==> flow/design.v <==
module circle(input logic clk, input logic rst_n, input logic [2:0] colour,
              input logic [7:0] centre_x, input logic [6:0] centre_y, input logic [7:0] radius,
              input logic start, output logic done,
              output logic [7:0] vga_x, output logic [6:0] vga_y,
              output logic [2:0] vga_colour, output logic vga_plot);
logic y_increment, x_increment, crit1_increment, crit2_increment, loop_start, plot;
logic [9:0] offset_x, next_vgax, offset_y, next_vgay, crit;
logic [3:0] state, next_state, which_octant; 
assign vga_colour = colour; 
localparam x_dimension = 159; 
localparam y_dimension = 119;  
localparam RESET = 4'b0000;
localparam START_DRAWING = 4'b0001;
localparam BIG_LOOP = 4'b0010;
localparam OCTANT_1 = 4'b0011;
localparam OCTANT_2 = 4'b0100;
localparam OCTANT_3 = 4'b0101;
localparam OCTANT_4 = 4'b0110;
localparam OCTANT_5 = 4'b0111;
localparam OCTANT_6 = 4'b1000;
localparam OCTANT_7 = 4'b1001;
localparam OCTANT_8 = 4'b1010;
localparam INCREMENT_Y = 4'b1011;
localparam INCREMENT_CRIT1 = 4'b1100;
localparam INCREMENT_CRIT2 = 4'b1101;
localparam DONE_ALL = 4'b1110;
always_ff @(posedge clk or negedge rst_n) begin 
	if(!rst_n) state = RESET; 
	else state = next_state; 
end  
always_comb begin 
	if (plot ==1 && $signed(next_vgax) >= 0 && $signed(next_vgax) <= x_dimension && $signed(next_vgay) >= 0 && $signed(next_vgay) <= y_dimension)
		vga_plot = 1;
	else vga_plot = 0;
end
always_ff @(posedge clk) begin
	if(loop_start == 1) offset_y <= 10'd0; 
	else if (y_increment) offset_y <= offset_y + 10'd1;
	else offset_y <= offset_y;
end
always_ff @ (posedge clk) begin
	if(loop_start == 1) offset_x <= radius;
	else if (x_increment) offset_x <= offset_x - 10'd1;
	else offset_x <= offset_x;
end
always_ff @ (posedge clk) begin
	if(loop_start == 1) crit <= 10'd1 - radius;
	else if (crit1_increment) crit <= crit + (10'd2 * offset_y) + 10'd1; 
	else if (crit2_increment) crit <= crit + (10'd2 * (offset_y - offset_x)) + 10'd1;
	else crit <= crit;
end  
always_ff @(posedge clk) begin 
	if (loop_start == 1) begin
		next_vgax = centre_x + radius;
		next_vgay = centre_y; end
	else
	case(which_octant) 
	4'd1: begin
		next_vgax = centre_x + offset_x;
		next_vgay = centre_y + offset_y; end
	4'd2: begin
		next_vgax = centre_x + offset_y;
		next_vgay = centre_y + offset_x; end
	4'd3: begin
		next_vgax = centre_x - offset_x;
		next_vgay = centre_y + offset_y; end
	4'd4: begin
		next_vgax = centre_x - offset_y;
		next_vgay = centre_y + offset_x; end
	4'd5: begin
		next_vgax = centre_x - offset_x;
		next_vgay = centre_y - offset_y; end
	4'd6: begin
		next_vgax = centre_x - offset_y;
		next_vgay = centre_y - offset_x; end
	4'd7: begin
		next_vgax = centre_x + offset_x;
		next_vgay = centre_y - offset_y; end
	4'd8: begin
		next_vgax = centre_x + offset_y;
		next_vgay = centre_y - offset_x; end
	default:  begin
		next_vgax = next_vgax;
		next_vgay = next_vgay; end
	endcase
end  
assign vga_x = next_vgax[7:0];
assign vga_y = next_vgay[6:0];
always_comb begin
	case(state)
	RESET: begin
		if (start) begin
			next_state = START_DRAWING; 
			end
		else next_state = RESET;
		end
	START_DRAWING: begin 
			next_state = BIG_LOOP; end 
	BIG_LOOP: begin  
			if ($signed(offset_y) <= $signed(offset_x)) next_state = OCTANT_1;  
			else next_state = DONE_ALL; 
		end
	OCTANT_1: next_state = OCTANT_2; 
	OCTANT_2: next_state = OCTANT_3;  
	OCTANT_3: next_state = OCTANT_4; 
	OCTANT_4: next_state = OCTANT_5; 
	OCTANT_5: next_state = OCTANT_6; 
	OCTANT_6: next_state = OCTANT_7;  
	OCTANT_7: next_state = OCTANT_8; 
	OCTANT_8: next_state = INCREMENT_Y; 
	INCREMENT_Y: next_state = INCREMENT_CRIT1; 
	INCREMENT_CRIT1: begin 
		if($signed(crit) <= 0) next_state = BIG_LOOP; 
		else next_state = INCREMENT_CRIT2;  
		end
	INCREMENT_CRIT2: next_state = BIG_LOOP; 
	DONE_ALL: next_state = DONE_ALL;  
	default: next_state = RESET;  
	endcase
end  
always_comb begin
	case(state) 
	RESET: begin
		loop_start = 0;
		which_octant = 0;
		plot = 0;
		x_increment = 0;
		y_increment = 0;
		crit1_increment = 0;
		crit2_increment  = 0;
		done = 0;
		end
	START_DRAWING: begin
		loop_start = 1;
		which_octant = 0;
		plot = 0;
		x_increment = 0;
		y_increment = 0;
		crit1_increment = 0;
		crit2_increment  = 0;
		done = 0;
		end
	BIG_LOOP: begin
		loop_start = 0;
		which_octant = 0;
		plot = 0;
		x_increment = 0;
		y_increment = 0;
		crit1_increment = 0;
		crit2_increment  = 0;
		done = 0;
		end
	OCTANT_1: begin
		loop_start = 0;
		which_octant = 4'd1;
		plot = 1;
		x_increment = 0;
		y_increment = 0;
		crit1_increment = 0;
		crit2_increment  = 0;
		done = 0;
		end
	OCTANT_2: begin
		loop_start = 0;
		which_octant = 4'd2;
		plot = 1;
		x_increment = 0;
		y_increment = 0;
		crit1_increment = 0;
		crit2_increment  = 0;
		done = 0;
		end
	OCTANT_3: begin
		loop_start = 0;
		which_octant = 4'd3;
		plot = 1;
		x_increment = 0;
		y_increment = 0;
		crit1_increment = 0;
		crit2_increment  = 0;
		done = 0;
		end
	OCTANT_4: begin
		loop_start = 0;
		which_octant = 4'd4;
		plot = 1;
		x_increment = 0;
		y_increment = 0;
		crit1_increment = 0;
		crit2_increment  = 0;
		done = 0;
		end
	OCTANT_5: begin
		loop_start = 0;
		which_octant = 4'd5;
		plot = 1;
		x_increment = 0;
		y_increment = 0;
		crit1_increment = 0;
		crit2_increment  = 0;
		done = 0;
		end
	OCTANT_6: begin
		loop_start = 0;
		which_octant = 4'd6;
		plot = 1;
		x_increment = 0;
		y_increment = 0;
		crit1_increment = 0;
		crit2_increment  = 0;
		done = 0;
		end
	OCTANT_7: begin
		loop_start = 0;
		which_octant = 4'd7;
		plot = 1;
		x_increment = 0;
		y_increment = 0;
		crit1_increment = 0;
		crit2_increment  = 0;
		done = 0;
		end
	OCTANT_8: begin
		loop_start = 0;
		which_octant = 4'd8;
		plot = 1;
		x_increment = 0;
		y_increment = 0;
		crit1_increment = 0;
		crit2_increment  = 0;
		done = 0;
		end
	INCREMENT_Y: begin
		loop_start = 0;
		which_octant = 4'd8;
		plot = 1;
		x_increment = 0;
		y_increment = 1;
		crit1_increment = 0;
		crit2_increment  = 0;
		done = 0;
		end
	INCREMENT_CRIT1: begin
		if($signed(crit) <= 0) begin crit1_increment = 1; x_increment = 0; end 
		else begin x_increment = 1; crit1_increment = 0; end  
		loop_start = 0;
		which_octant = 0;
		plot = 0;
		y_increment = 0;
		crit2_increment  = 0;
		done = 0;
		end
	INCREMENT_CRIT2: begin
		loop_start = 0;
		which_octant = 0;
		plot = 0;
		x_increment = 0;
		y_increment = 0;
		crit1_increment = 0;
		crit2_increment  = 1;
		done = 0;
		end
	DONE_ALL: begin
		loop_start = 0;
		which_octant = 0;
		plot = 0;
		x_increment = 0;
		y_increment = 0;
		crit1_increment = 0;
		crit2_increment  = 0;
		done = 1;
		end
	default:  begin
		loop_start = 0;
		which_octant = 0;
		plot = 0;
		x_increment = 0;
		y_increment = 0;
		crit1_increment = 0;
		crit2_increment  = 0;
		done = 0;
		end
	endcase
end  
endmodule
module reuleaux(input logic clk, input logic rst_n, input logic [2:0] colour,
                input logic [7:0] centre_x, input logic [6:0] centre_y, input logic [7:0] diameter,
                input logic start, output logic done,
                output logic [7:0] vga_x, output logic [6:0] vga_y,
                output logic [2:0] vga_colour, output logic vga_plot);
localparam RESET = 4'b0000;
localparam CIRCLE_1 = 4'b0001;
localparam CIRCLE_2 = 4'b0010;
localparam CIRCLE_3 = 4'b0011;
localparam DONE = 4'b0100;
logic [7:0] corner_x1, corner_y1, corner_x2, corner_y2, corner_x3, corner_y3;
logic circle_1_start, circle_2_start, circle_3_start, circle_1_done, circle_2_done, circle_3_done, circle_1_plot, circle_2_plot, circle_3_plot; 
logic [7:0] circle_1_x, circle_2_x, circle_3_x;
logic [6:0] circle_1_y, circle_2_y, circle_3_y;
logic [3:0] state, next_state;
logic [2:0] circle_1_colour_out, circle_2_colour_out, circle_3_colour_out;
assign vga_colour = colour; 
assign corner_x1 = centre_x + (diameter / 2); 
assign corner_y1 = centre_y + (((diameter * 978122)/564719)/6);
assign corner_x2 = centre_x - (diameter / 2);
assign corner_y2 = centre_y + (((diameter * 978122)/564719)/6);
assign corner_x3 = centre_x;
assign corner_y3 = centre_y - (((diameter * 978122)/564719)/3);
circle circle_1(.clk(clk), .rst_n(rst_n),  .colour(colour),
	.centre_x(corner_x1), .centre_y(corner_y1), .radius(diameter),
	 .start(circle_1_start), .done(circle_1_done), .vga_x(circle_1_x), .vga_y(circle_1_y), 
	.vga_colour(circle_1_colour_out), .vga_plot(circle_1_plot) );
circle circle_2(.clk(clk), .rst_n(rst_n),  .colour(colour),
	.centre_x(corner_x2), .centre_y(corner_y2), .radius(diameter),
	 .start(circle_2_start), .done(circle_2_done), .vga_x(circle_2_x), .vga_y(circle_2_y), 
	.vga_colour(circle_2_colour_out), .vga_plot(circle_2_plot) );
circle circle_3(.clk(clk), .rst_n(rst_n),  .colour(colour),
	.centre_x(corner_x3), .centre_y(corner_y3), .radius(diameter),
	 .start(circle_3_start), .done(circle_3_done), .vga_x(circle_3_x), .vga_y(circle_3_y), 
	.vga_colour(circle_3_colour_out), .vga_plot(circle_3_plot) );
always_comb begin 
	if (circle_1_plot ==1 
			&& $signed(circle_1_x) >= $signed(0) 
			&& $signed(circle_1_x) <= $signed(corner_x3) 
			&& (circle_1_y) >= (corner_y3) 
			&& (circle_1_y) <= (corner_y2) 
		) begin
		vga_x = circle_1_x;
		vga_y = circle_1_y;
		vga_plot = circle_1_plot;
		end
	else if (circle_2_plot == 1 
			&& $signed(circle_2_x) >= $signed(corner_x3)
			&& $signed(circle_2_x) <= $signed(corner_x1) 
			&& (circle_2_y) >= (corner_y3) 
			&& (circle_2_y) <= (corner_y1) 
		) begin
		vga_x = circle_2_x;
		vga_y = circle_2_y;
		vga_plot = circle_2_plot;
		end
	else if (circle_3_plot == 1
			&& $signed(circle_3_x) >= $signed(corner_x2)
			&& $signed(circle_3_x) <= $signed(corner_x1)
			&& (circle_3_y) >= (corner_y3) 
			&& (circle_3_y) <= (corner_y1 + diameter) 
			) begin
		vga_x = circle_3_x;
		vga_y = circle_3_y;
		vga_plot = circle_3_plot;
		end
	else begin 
		vga_x = 0;
		vga_y = 0;
		vga_plot = 0;
		end
end
always_ff @(posedge clk or negedge rst_n) begin 
	if(!rst_n) state = RESET; 
	else state = next_state; 
end  
always_comb begin
	case(state)
	RESET: begin
		if (start) next_state = CIRCLE_1;
		else next_state = RESET;
		end
	CIRCLE_1: begin
		if (circle_1_done) next_state = CIRCLE_2;
		else next_state = CIRCLE_1;
		end
	CIRCLE_2: begin
		if (circle_2_done) next_state = CIRCLE_3;
		else next_state = CIRCLE_2;
		end
	CIRCLE_3: begin
		if (circle_3_done) next_state = DONE;
		else next_state = CIRCLE_3;
		end
	DONE: next_state = DONE;
	default: next_state = RESET;
	endcase
end
always_comb begin  
	case(state)
	RESET: begin
		circle_1_start = 0;
		circle_2_start = 0;
		circle_3_start = 0;
		done = 0; end
	CIRCLE_1:  begin
		circle_1_start = 1;
		circle_2_start = 0;
		circle_3_start = 0;
		done = 0; end
	CIRCLE_2: begin
		circle_1_start = 0;
		circle_2_start = 1;
		circle_3_start = 0;
		done = 0; end
	CIRCLE_3: begin
		circle_1_start = 0;
		circle_2_start = 0;
		circle_3_start = 1;
		done = 0; end
	DONE: begin
		circle_1_start = 0;
		circle_2_start = 0;
		circle_3_start = 0;
		done = 1; end
	default:  begin
		circle_1_start = 0;
		circle_2_start = 0;
		circle_3_start = 0;
		done = 0; end
	endcase
end  
endmodule
# [Step by step through the tools: reuleaux]
# The steps from the RTL of reuleaux to its reports follow in flow order.
# Line numbers count from 1 in the design file above.
# Library cell names are shortened.
# Not given: n/a
[design] design="reuleaux" clock="clk" library="sky130hd" lib_corner="tt_025C_1v80"

# [After elaboration]
# Counts by Yosys on the flattened word-level netlist (proc, flatten, opt, wreduce; memories kept). Register bits leave out memories and registers merged into their read ports (data or address). Print and check cells are left out. Cells with the same type and inputs are merged into one.
[word_totals] word_cells=346 input_bits=29 reg_bits=165
[classes] n_mux=90 div=3 multipliers=1 n_addsub=54 n_cmp=30 equal=70 reduce_logical=73
[ops] operator="divider 32 x 20 -> 32 bit (second input constant)" count=1
[ops] operator="case mux 10 bit (select 4 bit)" count=6
[ops] operator="multiplier 8 x 19 -> 27 bit (second input constant)" count=1
[ops] operator="case mux 4 bit (select 14 bit)" count=3
[ops] operator="2-to-1 mux 10 bit" count=12
[ops] operator="divider 32 x 3 -> 32 bit (second input constant)" count=1
[ops] operator="equality test 4 x 3 -> 1 bit (second input constant)" count=24
[ops] operator="equality test 4 bit (second input constant)" count=24
[ops] operator="case mux 4 bit (select 8 bit)" count=3
[ops] operator="adder 10 x 1 -> 10 bit (second input constant)" count=9
[ops] operator="2-to-1 mux 8 bit" count=9
[ops] operator="divider 32 x 2 -> 32 bit (second input constant)" count=1
[ops] operator="greater-or-equal comparator 10 x 1 -> 1 bit (second input constant)" count=6
[ops] operator="adder 10 bit" count=6
[ops] operator="OR reduction 2 bit" count=30
[ops] operator="adder 7 x 10 -> 10 bit" count=6
[ops] operator="subtractor 7 x 10 -> 10 bit" count=6
[ops] operator="adder 8 x 10 -> 10 bit" count=6
[ops] operator="subtractor 8 x 10 -> 10 bit" count=6
[ops] operator="equality test 4 x 2 -> 1 bit (second input constant)" count=12
[ops] operator="2-to-1 mux 1 bit" count=42
[ops] operator="2-to-1 mux 7 bit" count=6
[ops] operator="subtractor 10 x 1 -> 10 bit (second input constant)" count=3
[ops] operator="less-or-equal comparator 10 x 1 -> 1 bit (second input constant)" count=3
[ops] operator="less-or-equal comparator 10 bit" count=3
[ops] operator="less-or-equal comparator 10 x 8 -> 1 bit (second input constant)" count=3
[ops] operator="less-or-equal comparator 10 x 9 -> 1 bit (second input constant)" count=3
[ops] operator="nonzero test 5 bit" count=6
# Other operator kinds: 26; their cells: 80.

# [Longest topological paths]
# Longest topological path by Yosys (ltp), each cell counted once; first at word level (registers and memories cut), then after technology mapping (sequential cells cut; the memories' decode and read muxes count).
[logic_depth] ltp_word=15 ABC_AREA=1 ltp_mapped=128

# [After synthesis]
# Source: synth_stat.txt of the flow (Yosys; design flattened, memories mapped). It holds for the ABC_AREA given above (unset counts as 0); a run with the other value may have another netlist.
# Totals and module areas in this step are rounded.
[types] cell="nand2_1" count=1237 area_total_um2=4.64E+03
[types] cell="ha_1" count=348 area_total_um2=4.35E+03
[types] cell="edfxtp_1" count=105 area_total_um2=3.15E+03
[types] cell="inv_1" count=765 area_total_um2=2.87E+03
[types] cell="nor2_1" count=593 area_total_um2=2.23E+03
[types] cell="nand3_1" count=359 area_total_um2=1.8E+03
[types] cell="fa_1" count=61 area_total_um2=1.22E+03
[types] cell="a21oi_1" count=239 area_total_um2=1.2E+03
[types] cell="dfrtp_1" count=46 area_total_um2=1.15E+03
[types] cell="o21ai_0" count=224 area_total_um2=1.12E+03
[types] cell="xor2_1" count=113 area_total_um2=989.699
[types] cell="dfxtp_1" count=45 area_total_um2=900.864
[types] cell="nand2_2" count=87 area_total_um2=544.272
[types] cell="o22ai_1" count=70 area_total_um2=437.92
[types] cell="nor3_1" count=75 area_total_um2=375.36
[types] cell="xnor2_1" count=36 area_total_um2=315.302
[types] cell="nand4_1" count=48 area_total_um2=300.288
[types] cell="o21bai_1" count=40 area_total_um2=300.288
# Other cell types: 55; their cells: 409.
[mapped] yosys_area_um2=31000 n_buf=66 sequential_area_um2=5310 cell_count=4900 flip_flops=200

# [Worst setup path after synthesis]
# Source: OpenSTA report_checks on the synthesized netlist (no wires, ideal clock, input and output delay 20% of the period each), path of least setup slack; recovery checks are left aside. Register names are those of the netlist, which keeps one name where synthesis merged equal registers.
[synth_timing] path_type="in2out" startpoint="input port diameter[7]" endpoint="output port vga_x[7]" out_delay_ps=6800 tclk_ps=34000 t_arrival_ps=20939 launch_ps=6800 slack_ps=6261 path_stages=110 path_delay_ps=14139 period_less_setup_slack_ps=27739
# "path_delay_ps" is the arrival time less input delay plus setup time.
# At an output port there is no setup time.
# "path_stages" counts driving pins, that of a launching flip-flop among them; a cell with two outputs on the path counts twice.
# "period_less_setup_slack_ps" = period - worst setup slack (recovery checks aside). The figure is calculated, with input and output delays left at 20% of the set period.
# The rows between start and end are the longest chain of elaborated cells between them; the timing report does not say that the signal goes this way. Where chains are equally long, one stands for them.
# A line is the first line of the expression or statement that the cell stems from. Yosys adds cells for indexed reads and writes and turns some case tables into memories.
[synth_between] path_cell_list="clkbuf_1 inv_1 ha_1 inv_1 fa_1 inv_1 fa_1 inv_1 fa_1 inv_1 ha_1 nand2_1 nor2_1 inv_1 nor2_1 nand2_1 nand2_1 nand2_1 [... 74 more ...] ha_1 fa_1 inv_1 nand3_1 and2_1 inv_1 a21oi_1 o21ai_0 xnor2_1 ha_1 a21boi_0 o21ai_0 a311oi_1 nand3_1 inv_1 clkbuf_1 nand2_1 a21boi_0" elab_chain_cells=10
[synth_rtl] item="start, declared" line_no=287 source="input logic [7:0] centre_x, input logic [6:0] centre_y, input logic [7:0] diameter,"
[synth_rtl] item="multiplier 8 x 19 -> 27 bit" line_no=304 source="assign corner_y1 = centre_y + (((diameter * 978122)/564719)/6);"
[synth_rtl] item="divider 32 x 20 -> 32 bit" line_no=304
[synth_rtl] item="divider 32 x 3 -> 32 bit" line_no=304
[synth_rtl] item="adder 7 x 8 -> 8 bit" line_no=304
[synth_rtl] item="adder 8 bit" line_no=346 source="&& (circle_3_y) <= (corner_y1 + diameter)"
[synth_rtl] item="less-or-equal comparator 7 x 8 -> 1 bit" line_no=346
[synth_rtl] item="logical AND 1 bit" line_no=342 source="else if (circle_3_plot == 1"
[synth_rtl] item="2-to-1 mux 8 bit" line_no=342
[synth_rtl] item="2-to-1 mux 8 bit" line_no=332 source="else if (circle_2_plot == 1"
[synth_rtl] item="2-to-1 mux 8 bit" line_no=322 source="if (circle_1_plot ==1"
[synth_rtl] item="end, declared" line_no=289 source="output logic [7:0] vga_x, output logic [6:0] vga_y,"

# [Worst path after layout]
# Path of least setup slack in the final report of run 1 (OpenROAD, finished layout, wires in). Where an end is a register, its clock arrival counts in the times.
# The report prints the path's times to 10 ps; the period is as set.
[layout_timing] path_type="in2out" startpoint="input port diameter[2]" endpoint="output port vga_x[2]" slack_ps=-2050 t_arrival_ps=20210 path_stages=115 launch_ps=4540 tclk_ps=22700 out_delay_ps=4540
# The rows between start and end are the longest chain of elaborated cells between them; the timing report does not say that the signal goes this way. Where chains are equally long, one stands for them.
[layout_between] path_cell_list="clkdlybuf4s50_1 buf_4 fa_1 inv_1 fa_1 inv_1 fa_1 inv_1 fa_1 inv_1 ha_4 nand2_4 nor2_4 inv_2 nor3_2 nand2_1 nand2_1 nand2_1 [... 79 more ...] inv_1 nand3_1 and2_1 inv_1 a21oi_1 o21ai_2 xnor2_4 buf_4 ha_1 a21boi_0 o2111a_1 nand3_2 buf_6 buf_4 o311ai_2 o21ai_1 inv_1 clkdlybuf4s15_1" elab_chain_cells=10
[layout_rtl] item="start, declared" line_no=287 source="input logic [7:0] centre_x, input logic [6:0] centre_y, input logic [7:0] diameter,"
[layout_rtl] item="multiplier 8 x 19 -> 27 bit" line_no=304 source="assign corner_y1 = centre_y + (((diameter * 978122)/564719)/6);"
[layout_rtl] item="divider 32 x 20 -> 32 bit" line_no=304
[layout_rtl] item="divider 32 x 3 -> 32 bit" line_no=304
[layout_rtl] item="adder 7 x 8 -> 8 bit" line_no=304
[layout_rtl] item="adder 8 bit" line_no=346 source="&& (circle_3_y) <= (corner_y1 + diameter)"
[layout_rtl] item="less-or-equal comparator 7 x 8 -> 1 bit" line_no=346
[layout_rtl] item="logical AND 1 bit" line_no=342 source="else if (circle_3_plot == 1"
[layout_rtl] item="2-to-1 mux 8 bit" line_no=342
[layout_rtl] item="2-to-1 mux 8 bit" line_no=332 source="else if (circle_2_plot == 1"
[layout_rtl] item="2-to-1 mux 8 bit" line_no=322 source="if (circle_1_plot ==1"
[layout_rtl] item="end, declared" line_no=289 source="output logic [7:0] vga_x, output logic [6:0] vga_y,"

# Design reuleaux on sky130hd. What follows are 5 stored runs of the flow, each under its own settings; their order means nothing. The constraints put input and output delay at 20% of the set period each and load the outputs with 0.01 pF.
# "period_reached_ps" means the clock period less the worst setup slack. The figure is calculated, with input and output delays left at 20% of the set period.
# "worst_path_time_ps" means the part of the period allowed to the worst setup path (the constraints hold back 20% at inputs and 20% at outputs) less its slack; where the path has registers, the arrival times of their clocks count too.
# "worst_path_time_ps" is known to 10 ps.
# The measured numbers are rounded.
run="run 1" settings ABC_AREA=1 CORE_MARGIN=2 CORE_UTILIZATION=25 HOLD_SLACK_MARGIN=0.11 PLACE_DENSITY_LB_ADDON=0.11 SETUP_SLACK_MARGIN=-1.55 TNS_END_PERCENT=45 period_ns=22.7 CAP_MARGIN=20 SLEW_MARGIN=20
run="run 1" results timing.setup.tns_ps=-31600 timing.hold.ws_ps=388 worst_path_time_ps=15670 path_kind="in2out" synthArea_um2=31000 period_reached_ps=24749 setup_ws_ps=-2050 finish.stdcell_area_um2=40900 final_util_frac=0.332 dieArea_um2=127000
run="run 2" settings CORE_UTILIZATION=40 period_ns=33.4 CAP_MARGIN=20 CORE_MARGIN=2 SLEW_MARGIN=20
run="run 2" results timing.setup.tns_ps=0 timing.hold.ws_ps=394 worst_path_time_ps=19130 path_kind="in2out" synthArea_um2=30000 period_reached_ps=32485 setup_ws_ps=915 finish.stdcell_area_um2=32900 final_util_frac=0.443 dieArea_um2=77200
run="run 3" settings ABC_AREA=1 CAP_MARGIN=15 CELL_PAD_IN_SITES_DETAIL_PLACEMENT=1 CORE_ASPECT_RATIO=0.51 CORE_MARGIN=6 CORE_UTILIZATION=21 CTS_CLUSTER_DIAMETER=123 CTS_CLUSTER_SIZE=59 GPL_ROUTABILITY_DRIVEN=0 HOLD_SLACK_MARGIN=0.06 MAX_ROUTING_LAYER="met4" PLACE_DENSITY_LB_ADDON=0.27 SLEW_MARGIN=5 period_ns=42.7
run="run 3" results timing.setup.tns_ps=0 timing.hold.ws_ps=374 worst_path_time_ps=22560 path_kind="in2out" synthArea_um2=31000 period_reached_ps=39641 setup_ws_ps=3060 finish.stdcell_area_um2=34200 final_util_frac=0.234 dieArea_um2=157000
run="run 4" settings CORE_UTILIZATION=35 period_ns=33.4 CAP_MARGIN=20 CORE_MARGIN=2 SLEW_MARGIN=20
run="run 4" results timing.setup.tns_ps=0 timing.hold.ws_ps=382 worst_path_time_ps=19130 path_kind="in2out" synthArea_um2=30000 period_reached_ps=32494 setup_ws_ps=906 finish.stdcell_area_um2=33100 final_util_frac=0.389 dieArea_um2=88000
run="run 5" settings CORE_ASPECT_RATIO=0.51 CORE_MARGIN=8 CORE_UTILIZATION=60 PLACE_DENSITY=0.64 SETUP_SLACK_MARGIN=5.0 period_ns=42.8 CAP_MARGIN=20 SLEW_MARGIN=20
run="run 5" results timing.setup.tns_ps=0 timing.hold.ws_ps=398 worst_path_time_ps=20370 path_kind="in2out" synthArea_um2=30000 period_reached_ps=37492 setup_ws_ps=5310 finish.stdcell_area_um2=32600 final_util_frac=0.661 dieArea_um2=57800
